==> flow/design.v <==
module  rgb_hsv(
	input                         clk,
	input                         rst,	
	input	     [7:0]            rgb_r,
	input	     [7:0]            rgb_g,
	input	     [7:0]            rgb_b,	
	output reg [8:0] 			  hsv_h, 
	output reg [7:0] 			  hsv_s, 
	output reg [7:0] 			  hsv_v  
);
reg [7:0] top; 
reg [13:0] top_60; 
reg [2:0] rgb_se;
reg [2:0] rgb_se_n; 
reg [7:0] max; 
reg [7:0] min; 
reg [7:0] max_min; 
reg [7:0] hsv_s_m;
reg [7:0] max_n;
reg [7:0] division; 
wire r_g, r_b, g_b;
assign r_g = (rgb_r > rgb_g)? 1'b1:1'b0; 
assign r_b = (rgb_r > rgb_b)? 1'b1:1'b0; 
assign g_b = (rgb_g > rgb_b)? 1'b1:1'b0; 
always @ (posedge clk or negedge rst)
begin
	if (!rst)
	begin
		max <= 8'd0;
		min <= 8'd0;
		top <= 8'd0;
		rgb_se <= 3'b010;
	end
	else 
	begin
	case ({r_g,r_b,g_b})
	3'b000:
			begin 
			max <= rgb_b;
			min <= rgb_r;
			top <= rgb_g - rgb_r; 
			rgb_se <= 3'b000;
			end
	3'b001:
			begin 
			max <= rgb_g;
			min <= rgb_r;
			top <= rgb_b - rgb_r; 
			rgb_se <= 3'b001;
			end
	3'b011:
			begin 
			max <= rgb_g;
			min <= rgb_b;
			top <= rgb_r - rgb_b; 
			rgb_se <= 3'b011;
			end
	3'b100:
			begin 
			max <= rgb_b;
			min <= rgb_g;
			top <= rgb_r - rgb_g; 
			rgb_se <= 3'b100;
			end
	3'b110:
			begin 
			max <= rgb_r;
			min <= rgb_g;
			top <= rgb_b - rgb_g; 
			rgb_se <= 3'b110;
			end
	3'b111:
			begin 
			max <= rgb_r;
			min <= rgb_b;
			top <= rgb_g - rgb_b; 
			rgb_se <= 3'b111;
			end
	default
			begin
			max <= 8'd0;
			min <= 8'd0;
			top <= 8'd0;
			rgb_se <= 3'b010;
			end
	endcase
end
end
always @ (posedge clk or negedge rst)
begin
	if (!rst)
		begin
		top_60 <= 14'd0;
		rgb_se_n <= 3'b010;
		max_min <= 8'd0;
		max_n <= 8'd0;
		end
	else
		begin
		top_60 <= {top,6'b000000} - {top,2'b00}; 
		rgb_se_n <= rgb_se;
		max_min <= max - min;
		max_n <= max;
		end
end
always @ (*)
begin
	division = (max_min > 8'd0) ? top_60 / max_min : 8'd240; 
end
always @ (posedge clk or negedge rst)
begin
	if (!rst)
		hsv_h <= 9'd0;
	else 
	begin
	case (rgb_se_n)
	3'b000:
			hsv_h <= 9'd240 - division; 
	3'b001:
			hsv_h <= 9'd120 + division; 
	3'b011:
			hsv_h <= 9'd120 - division; 
	3'b100:
			hsv_h <= 9'd240 + division; 
	3'b110:
			hsv_h <= 9'd360 - division; 
	3'b111:
			hsv_h <= division; 
	default
			hsv_h <= 9'd0;
	endcase
end
end
always @ (*)
begin
	hsv_s_m = (max_n > 8'd0)? ((max_min == max_n) ? 8'd255 : {max_min[7:0],8'b00000000} / max_n) : 8'd0;
end
always@(posedge clk or negedge rst)
begin
	if (!rst)
      hsv_s <= 8'd0;
	else
	hsv_s <= hsv_s_m;
end
always@(posedge clk or negedge rst)
begin
  if (!rst)
  hsv_v <= 8'd0;
  else
  hsv_v <= max_n;
 end
endmodule
module HSVComparator (
    input   clk,
    input wire [8:0] hsv_get_h, hsv_get_s, hsv_get_v,
    input wire [8:0] hsv_set_h, hsv_set_s, hsv_set_v,
    input wire [2:0] threshold_level,
    output reg [1:0] similar_flag  
);
parameter THRESHOLD1_H = 60, THRESHOLD1_S = 32, THRESHOLD1_V = 32;   
parameter THRESHOLD2_H = 15, THRESHOLD2_S = 8,  THRESHOLD2_V = 8;  
parameter THRESHOLD3_H = 10, THRESHOLD3_S = 5,  THRESHOLD3_V = 5;  
parameter THRESHOLD4_H = 5,  THRESHOLD4_S = 3,  THRESHOLD4_V = 3;   
reg [8:0] h_diff, s_diff, v_diff;
function [8:0] abs_diff;
    input [8:0] a, b;
    if (a > b) begin
        abs_diff = a - b;
    end else begin
        abs_diff = b - a;
    end
endfunction
always @(posedge clk) begin
    similar_flag <= 2'b0;  
    h_diff = abs_diff(hsv_get_h, hsv_set_h);
    s_diff = abs_diff(hsv_get_s, hsv_set_s);
    v_diff = abs_diff(hsv_get_v, hsv_set_v);
    if (h_diff > 180) begin
        h_diff = 360 - h_diff;
    end
    if ({hsv_set_h,hsv_set_s,hsv_set_v} == 24'b0)begin
        similar_flag <= 2'b10;
    end
    else begin
    case(threshold_level)
        3'b000: begin  
            if (h_diff <= THRESHOLD1_H && s_diff <= THRESHOLD1_S && v_diff <= THRESHOLD1_V) begin
                similar_flag <= 2'b01;  
            end
        end
        3'b001: begin  
            if (h_diff <= THRESHOLD2_H && s_diff <= THRESHOLD2_S && v_diff <= THRESHOLD2_V) begin
                similar_flag <= 2'b01;  
            end
        end
        3'b010: begin  
            if (h_diff <= THRESHOLD3_H && s_diff <= THRESHOLD3_S && v_diff <= THRESHOLD3_V) begin
                similar_flag <= 2'b01;  
            end
        end
        3'b111: begin  
            if (h_diff <= THRESHOLD4_H && s_diff <= THRESHOLD4_S && v_diff <= THRESHOLD4_V) begin
                similar_flag <= 2'b01;  
            end
        end
        default: ;  
    endcase 
    end
end
endmodule
module color_match (
    input  wire       clk,
    input  wire       rst_n,
    input  wire [7:0] get_r,
    input  wire [7:0] get_g,
    input  wire [7:0] get_b,
    input  wire [7:0] set_r,
    input  wire [7:0] set_g,
    input  wire [7:0] set_b,
    input  wire [2:0] threshold_level,
    output wire [8:0] get_h,
    output wire [7:0] get_s,
    output wire [7:0] get_v,
    output wire [8:0] set_h,
    output wire [7:0] set_s,
    output wire [7:0] set_v,
    output wire [1:0] similar_flag
);
    rgb_hsv rgb_hsv_get_inst (
        .clk   (clk),
        .rst   (rst_n),
        .rgb_r (get_r),
        .rgb_g (get_g),
        .rgb_b (get_b),
        .hsv_h (get_h),
        .hsv_s (get_s),
        .hsv_v (get_v)
    );
    rgb_hsv rgb_hsv_set_inst (
        .clk   (clk),
        .rst   (rst_n),
        .rgb_r (set_r),
        .rgb_g (set_g),
        .rgb_b (set_b),
        .hsv_h (set_h),
        .hsv_s (set_s),
        .hsv_v (set_v)
    );
    HSVComparator HSVComparator_inst (
        .clk             (clk),
        .hsv_get_h       (get_h),
        .hsv_get_s       ({1'b0, get_s}),
        .hsv_get_v       ({1'b0, get_v}),
        .hsv_set_h       (set_h),
        .hsv_set_s       ({1'b0, set_s}),
        .hsv_set_v       ({1'b0, set_v}),
        .threshold_level (threshold_level),
        .similar_flag    (similar_flag)
    );
endmodule
Memo
Re: synthesis data of color_match

Tool chain data of color_match:

Each step is given for the RTL above and for the edited RTL.
"before" refers to lines of the RTL above, "after" to lines of the edited file.
"difference": "after" minus "before" as printed here. "rel. change": 100 x difference / "before".
Library cell names are shortened.
The mark -- stands for no value.

* top module: color_match
* clock input: clk
* cell library: sky130hd
* timing corner: tt_025C_1v80

The edit:

The edit as a unified diff against the file above.
A script made this edit. It changes what the design does and was not meant as an optimisation.

```diff
@@ -195,5 +195,5 @@
         end
         3'b010: begin  
-            if (h_diff <= THRESHOLD3_H && s_diff <= THRESHOLD3_S && v_diff <= THRESHOLD3_V) begin
+            if (h_diff <= THRESHOLD3_H && s_diff <= THRESHOLD3_S && (v_diff == THRESHOLD3_V)) begin
                 similar_flag <= 2'b01;  
             end
```

Word-level counts:

Yosys after proc, flatten, opt, wreduce and memory -nomap, before mapping. Enables and synchronous resets that opt folds into registers are not counted as muxes. Memory bits, and registers merged into a memory's read port (data or address), are not among the register bits. Print and check cells are not counted. Equal cells are merged and count once.

Storage and ports
* output and inout port bits: before 52, after 52, difference 0, rel. change 0.00%
* input bits: before 53, after 53, difference 0, rel. change 0.00%
* elaborated cells: before 168, after 168, difference 0, rel. change 0.00%
* register bits after elaboration: before 172, after 172, difference 0, rel. change 0.00%

Operators by class
* div/mod/pow operators: before 4, after 4, difference 0, rel. change 0.00%
* eq/ne operators: before 25, after 26, difference +1, rel. change +4.00%
* reduce/logical cells: before 26, after 26, difference 0, rel. change 0.00%
* $lt $le $gt $ge: before 26, after 25, difference -1, rel. change -3.85%
* add/subtract/negate cells: before 33, after 33, difference 0, rel. change 0.00%
* muxes and demuxes: before 31, after 31, difference 0, rel. change 0.00%

Operators with widths
* less-or-equal comparator 9 x 3 -> 1 bit with constant B: before 3, after 2, difference -1, rel. change -33.33%
* equality test 9 x 3 -> 1 bit with constant B: before 0, after 1, difference +1

Unchanged operator kinds not shown: 35.

Longest topological paths:

Yosys ltp: most cells in a row. Word level: on the elaborated netlist, between registers, memories and ports. Mapped: between sequential cells and ports; inverters and the memories' decode and read muxes count.

Depth
* depth in word-level cells: before 9, after 9, difference 0, rel. change 0.00%
* ABC_AREA: before 0, after 0
* mapped depth: before 151, after 153, difference +2, rel. change +1.32%
* mapped depth without buffers: before 142, after 146, difference +4, rel. change +2.82%

Synthesis result:

Yosys stat after the flow's synthesis: flattened, memories mapped to cells. It holds for the ABC_AREA given above (unset counts as 0); a run with the other value may have another netlist.

Cells by type
* nor2_1: before 357, after 336, difference -21, rel. change -5.88%
* nor3_1: before 184, after 203, difference +19, rel. change +10.33%
* nand2_1: before 285, after 267, difference -18, rel. change -6.32%
* xor2_1: before 89, after 103, difference +14, rel. change +15.73%
* and4_1: before 2, after 16, difference +14, rel. change +700.00%
* a211oi_1: before 22, after 35, difference +13, rel. change +59.09%
* o21ai_0: before 256, after 245, difference -11, rel. change -4.30%
* mux2i_1: before 66, after 77, difference +11, rel. change +16.67%
* o21bai_1: before 34, after 23, difference -11, rel. change -32.35%
* o21a_1: before 183, after 192, difference +9, rel. change +4.92%
* xnor2_1: before 156, after 147, difference -9, rel. change -5.77%
* clkbuf_1: before 107, after 98, difference -9, rel. change -8.41%
* nor4_1: before 34, after 26, difference -8, rel. change -23.53%
* o22ai_1: before 28, after 20, difference -8, rel. change -28.57%
* buf_2: before 13, after 5, difference -8, rel. change -61.54%
* o211a_1: before 7, after 15, difference +8, rel. change +114.29%
* a21oi_1: before 288, after 281, difference -7, rel. change -2.43%
* mux2_2: before 100, after 107, difference +7, rel. change +7.00%

Unchanged cell types not shown: 22.
The list need not be complete.

Mapped netlist
* buffer cells: before 128, after 114, difference -14, rel. change -10.94%
* cells in the netlist: before 4320, after 4270, difference -50, rel. change -1.16%
* cell area after synthesis (um^2): before 33246.9, after 33089.2, difference -157.7, rel. change -0.47%
* area of sequential cells (um^2): before 4199.0, after 4199.0, difference 0.0, rel. change 0.00%
* flip-flop cells: before 168, after 168, difference 0, rel. change 0.00%

The figures by module come from a second, unflattened synthesis with its own total; it is not the netlist above.

Second synthesis, totals
* cell total of the unflattened synthesis: before 4318, after 4263, difference -55, rel. change -1.27%
* area (unflattened synthesis) (um^2): before 33196.8, after 33030.4, difference -166.4, rel. change -0.50%

Rows give one instance, submodules left out.

By module, before
* rgb_hsv: instances 2, seq. area 2079.5 um^2, cells 1917, area 14943.1 um^2
* HSVComparator: instances 1, seq. area 40.0 um^2, cells 483, area 3306.9 um^2
* color_match: instances 1, seq. area 0.0 um^2, cells 1, area 3.8 um^2

By module, after
* rgb_hsv: instances 2, seq. area 2079.5 um^2, cells 1917, area 14943.1 um^2
* HSVComparator: instances 1, seq. area 40.0 um^2, cells 428, area 3140.5 um^2
* color_match: instances 1, seq. area 0.0 um^2, cells 1, area 3.8 um^2

Worst setup path after synthesis:

Path of least setup slack by OpenSTA after synthesis, without wires, with an ideal clock, recovery checks aside; 20% of the period is set as input and as output delay. Where synthesis merged equal registers, the netlist keeps one of their names.

Timing post-synthesis
* path type: before flip-flop to flip-flop, after flip-flop to flip-flop
* start: before register rgb_hsv_get_inst.max_n[0], after register rgb_hsv_set_inst.max_n[0]
* end: before register rgb_hsv_get_inst.hsv_s[0], after register rgb_hsv_set_inst.hsv_s[0]
* clock period (ps): before 28000, after 28000, difference 0, rel. change 0.00%
* data required time (ps): before 27846, after 27845, difference -1, rel. change 0.00%
* arrival time (ps): before 29542, after 29394, difference -148, rel. change -0.50%
* time at the first pin (ps): before 0, after 0, difference 0
* buffers on the path: before 9, after 11, difference +2, rel. change +22.22%
* library setup time (ps): before 154, after 155, difference +1
* path slack (ps): before -1697, after -1549, difference +148
* stages on the path: before 146, after 146, difference 0, rel. change 0.00%
* path delay (ps): before 29696, after 29549, difference -147, rel. change -0.50%
* synthesis period reached (ps): before 29697, after 29549, difference -148, rel. change -0.50%

"path delay" = arrival - input delay + setup time.
"stages on the path": output pins that drive a net of the path, with the launching flip-flop's if there is one; two outputs of one cell count as two.
"synthesis period reached" = period - worst setup slack (recovery checks aside). The figure is calculated, with input and output delays left at 20% of the set period.
Between the ends stands the longest chain of elaborated cells between them, by number of cells; it is not shown to be the way that was timed. Of several equally long chains one is given.
A line is the first line of the expression or statement that the cell stems from. Yosys adds cells for indexed reads and writes and turns some case tables into memories.

On the way, post-synthesis, before:
* cell sequence: dfrtp_1 -> clkbuf_1 -> clkinv_1 -> ha_1 -> a21oi_1 -> a21oi_1 -> ha_1 -> or4b_2 -> o311ai_0 -> a32oi_1 -> ha_1 -> o211ai_1 -> a211oi_4 -> mux2i_1 -> inv_1 -> ha_1 -> or3_1 -> o22a_1 -> (+110 left out) -> nor2_1 -> o21ai_0 -> nand2b_1 -> a21oi_1 -> inv_1 -> a311oi_1 -> and3_1 -> mux2_1 -> mux2_2 -> ha_1 -> a21o_1 -> a21oi_1 -> nor2_1 -> nand2b_1 -> nand4_1 -> a2111oi_0 -> o2111a_1 -> a21oi_1
* cells in the longest elaborated chain: 3
* elaborated cells between the ends (all ways): 5
* RTL lines with such cells: 1
* classes of those cells: div (1); compare (1); eq/ne (1); mux (2)

RTL lines, path post-synthesis, before
* from (decl): line 19 `reg [7:0] max_n;`
* from (assign): line 96 `max_n <= 8'd0;`
* from (assign): line 103 `max_n <= max;`
* divider 16 x 8 -> 16 bit: line 136 `hsv_s_m = (max_n > 8'd0)? ((max_min == max_n) ? 8'd255 : {max_min[7:0],8'b00000000} / max_n) : 8'd0;`
* 2-to-1 mux 8 bit x2: line 136
* to (assign): line 141 `hsv_s <= 8'd0;`
* to (assign): line 143 `hsv_s <= hsv_s_m;`
* to (decl): line 8 `output reg [7:0] hsv_s,`

On the way, post-synthesis, after:
* cell sequence: dfrtp_1 -> clkbuf_1 -> clkinv_1 -> ha_1 -> a41oi_1 -> a31oi_1 -> ha_1 -> o21ai_0 -> a211oi_1 -> a311o_1 -> nand2_1 -> ha_1 -> a21o_1 -> o211a_1 -> nor3_1 -> nor2_1 -> ha_1 -> a21oi_1 -> (+110 left out) -> o21ai_0 -> nand2b_1 -> nor2_1 -> o21ai_0 -> a211oi_1 -> a32oi_1 -> a211oi_2 -> clkbuf_1 -> nand2_1 -> o31ai_1 -> ha_1 -> and4_1 -> a41oi_1 -> nand3_1 -> nor2_1 -> o221ai_1 -> nor4_1 -> a31oi_1
* cells in the longest elaborated chain: 3
* elaborated cells between the ends (all ways): 5
* RTL lines with such cells: 1
* classes of those cells: div (1); compare (1); eq/ne (1); mux (2)

RTL lines, path post-synthesis, after
* from (decl): line 19 `reg [7:0] max_n;`
* from (assign): line 96 `max_n <= 8'd0;`
* from (assign): line 103 `max_n <= max;`
* divider 16 x 8 -> 16 bit: line 136 `hsv_s_m = (max_n > 8'd0)? ((max_min == max_n) ? 8'd255 : {max_min[7:0],8'b00000000} / max_n) : 8'd0;`
* 2-to-1 mux 8 bit x2: line 136
* to (assign): line 141 `hsv_s <= 8'd0;`
* to (assign): line 143 `hsv_s <= hsv_s_m;`
* to (decl): line 8 `output reg [7:0] hsv_s,`

Path in the finished layout:

From the final timing report of each run of pair A: the path of least setup slack in the routed layout; clock arrival at registers is part of the times.
The report prints the path's times to 10 ps; the period is as set.

Timing post-layout
* path type: before flip-flop to flip-flop, after flip-flop to flip-flop
* start: before register rgb_hsv_get_inst.max_n[6], after register rgb_hsv_set_inst.max_n[5]
* end: before register rgb_hsv_get_inst.hsv_s[0], after register rgb_hsv_set_inst.hsv_s[0]
* path slack (ps): before 870, after 1050, difference +180
* stages on the path: before 139, after 139, difference 0, rel. change 0.00%
* time at the first pin (ps): before 450, after 490, difference +40, rel. change +8.89%
* library setup time (ps): before 140, after 110, difference -30
* buffers on the path: before 4, after 4, difference 0, rel. change 0.00%
* arrival time (ps): before 26640, after 26530, difference -110, rel. change -0.41%
* data required time (ps): before 27520, after 27580, difference +60, rel. change +0.22%
* clock period (ps): before 27200, after 27200, difference 0, rel. change 0.00%

Between the ends stands the longest chain of elaborated cells between them, by number of cells; it is not shown to be the way that was timed. Of several equally long chains one is given.

On the way, post-layout, before:
* cell sequence: dfrtp_1 -> nor4_4 -> nand2_2 -> nor2_4 -> a21oi_2 -> a21oi_2 -> ha_1 -> or4b_4 -> o311ai_2 -> a32oi_1 -> ha_1 -> o211ai_1 -> a211oi_4 -> buf_6 -> mux2i_2 -> inv_1 -> ha_2 -> or3_1 -> (+103 left out) -> nor2_1 -> o21ai_1 -> nand2b_1 -> a21oi_2 -> inv_1 -> a311oi_2 -> and3_4 -> mux2_4 -> mux2_4 -> ha_4 -> a21o_1 -> a21oi_2 -> nor2_2 -> nand2b_1 -> nand4_1 -> a2111oi_2 -> o2111a_1 -> a21oi_2
* cells in the longest elaborated chain: 3
* elaborated cells between the ends (all ways): 5
* RTL lines with such cells: 1
* classes of those cells: div (1); compare (1); eq/ne (1); mux (2)

RTL lines, path post-layout, before
* from (decl): line 19 `reg [7:0] max_n;`
* from (assign): line 96 `max_n <= 8'd0;`
* from (assign): line 103 `max_n <= max;`
* divider 16 x 8 -> 16 bit: line 136 `hsv_s_m = (max_n > 8'd0)? ((max_min == max_n) ? 8'd255 : {max_min[7:0],8'b00000000} / max_n) : 8'd0;`
* 2-to-1 mux 8 bit x2: line 136
* to (assign): line 141 `hsv_s <= 8'd0;`
* to (assign): line 143 `hsv_s <= hsv_s_m;`
* to (decl): line 8 `output reg [7:0] hsv_s,`

On the way, post-layout, after:
* cell sequence: dfrtp_1 -> or3_4 -> nor3_4 -> a31oi_1 -> ha_1 -> o21ai_2 -> a211oi_2 -> a311o_1 -> nand2_2 -> ha_4 -> a21o_1 -> buf_4 -> o211ai_1 -> nor2_1 -> nor2_1 -> ha_1 -> a21oi_2 -> a21oi_2 -> (+103 left out) -> o21ai_1 -> nand2b_1 -> nor2_1 -> o21ai_0 -> a211oi_2 -> a32oi_2 -> a211oi_2 -> buf_6 -> nand2_1 -> o31ai_1 -> ha_1 -> and4_1 -> a41oi_1 -> nand3_1 -> nor2_1 -> o221ai_1 -> nor4_1 -> a31oi_1
* cells in the longest elaborated chain: 3
* elaborated cells between the ends (all ways): 5
* RTL lines with such cells: 1
* classes of those cells: div (1); compare (1); eq/ne (1); mux (2)

RTL lines, path post-layout, after
* from (decl): line 19 `reg [7:0] max_n;`
* from (assign): line 96 `max_n <= 8'd0;`
* from (assign): line 103 `max_n <= max;`
* divider 16 x 8 -> 16 bit: line 136 `hsv_s_m = (max_n > 8'd0)? ((max_min == max_n) ? 8'd255 : {max_min[7:0],8'b00000000} / max_n) : 8'd0;`
* 2-to-1 mux 8 bit x2: line 136
* to (assign): line 141 `hsv_s <= 8'd0;`
* to (assign): line 143 `hsv_s <= hsv_s_m;`
* to (decl): line 8 `output reg [7:0] hsv_s,`

Measured runs:

Runs of the flow (Yosys, OpenROAD) on both versions; the two runs of a pair have the same settings. The constraints put input and output delay at 20% of the set period each and load the outputs with 0.01 pF.

Settings, pair A:
* CORE_UTILIZATION: 40
* PLACE_DENSITY: 0.6
* period_ns: 27.2
* CAP_MARGIN: 20
* CORE_MARGIN: 2
* SLEW_MARGIN: 20

Results, pair A
* netlist area reported by Yosys (um^2): before 33246.9, after 33089.2, difference -157.7, rel. change -0.47%
* clock period reached (ps): before 26326, after 26153, difference -173, rel. change -0.66%
* worst slack on setup checks (ps): before 874, after 1047, difference +173
* smallest hold slack (ps): before 354, after 350, difference -4
* overall die area (um^2): before 85439.3, after 85039.3, difference -400.0, rel. change -0.47%
* final utilization (%): before 49.8, after 48.9, difference -0.9
* standard-cell area of the final layout (um^2): before 40983.1, after 40101.0, difference -882.1, rel. change -2.15%
* setup TNS (ps): before 0, after 0, difference 0

Settings, pair B:
* ABC_AREA: 1
* CORE_UTILIZATION: 46
* CTS_CLUSTER_DIAMETER: 226
* CTS_CLUSTER_SIZE: 90
* GPL_ROUTABILITY_DRIVEN: 0
* GPL_TIMING_DRIVEN: 0
* MIN_ROUTING_LAYER: met2
* PLACE_DENSITY: 0.38
* SETUP_SLACK_MARGIN: 5.0
* SLEW_MARGIN: 30
* period_ns: 46.6
* CAP_MARGIN: 20
* CORE_MARGIN: 2

Results, pair B
* netlist area reported by Yosys (um^2): before 33009.2, after 32996.6, difference -12.6, rel. change -0.04%
* clock period reached (ps): before 28848, after 28586, difference -262, rel. change -0.91%
* worst slack on setup checks (ps): before 17752, after 18014, difference +262
* smallest hold slack (ps): before 350, after 350, difference 0
* overall die area (um^2): before 73918.7, after 73891.5, difference -27.2, rel. change -0.04%
* final utilization (%): before 50.4, after 50.4, difference 0.0
* standard-cell area of the final layout (um^2): before 35924.5, after 35920.7, difference -3.8, rel. change -0.01%
* setup TNS (ps): before 0, after 0, difference 0

"clock period reached": clock period set for the run, less the worst setup slack. It is reckoned from that one timing run; input and output delays stay at 20% of the period that was set.
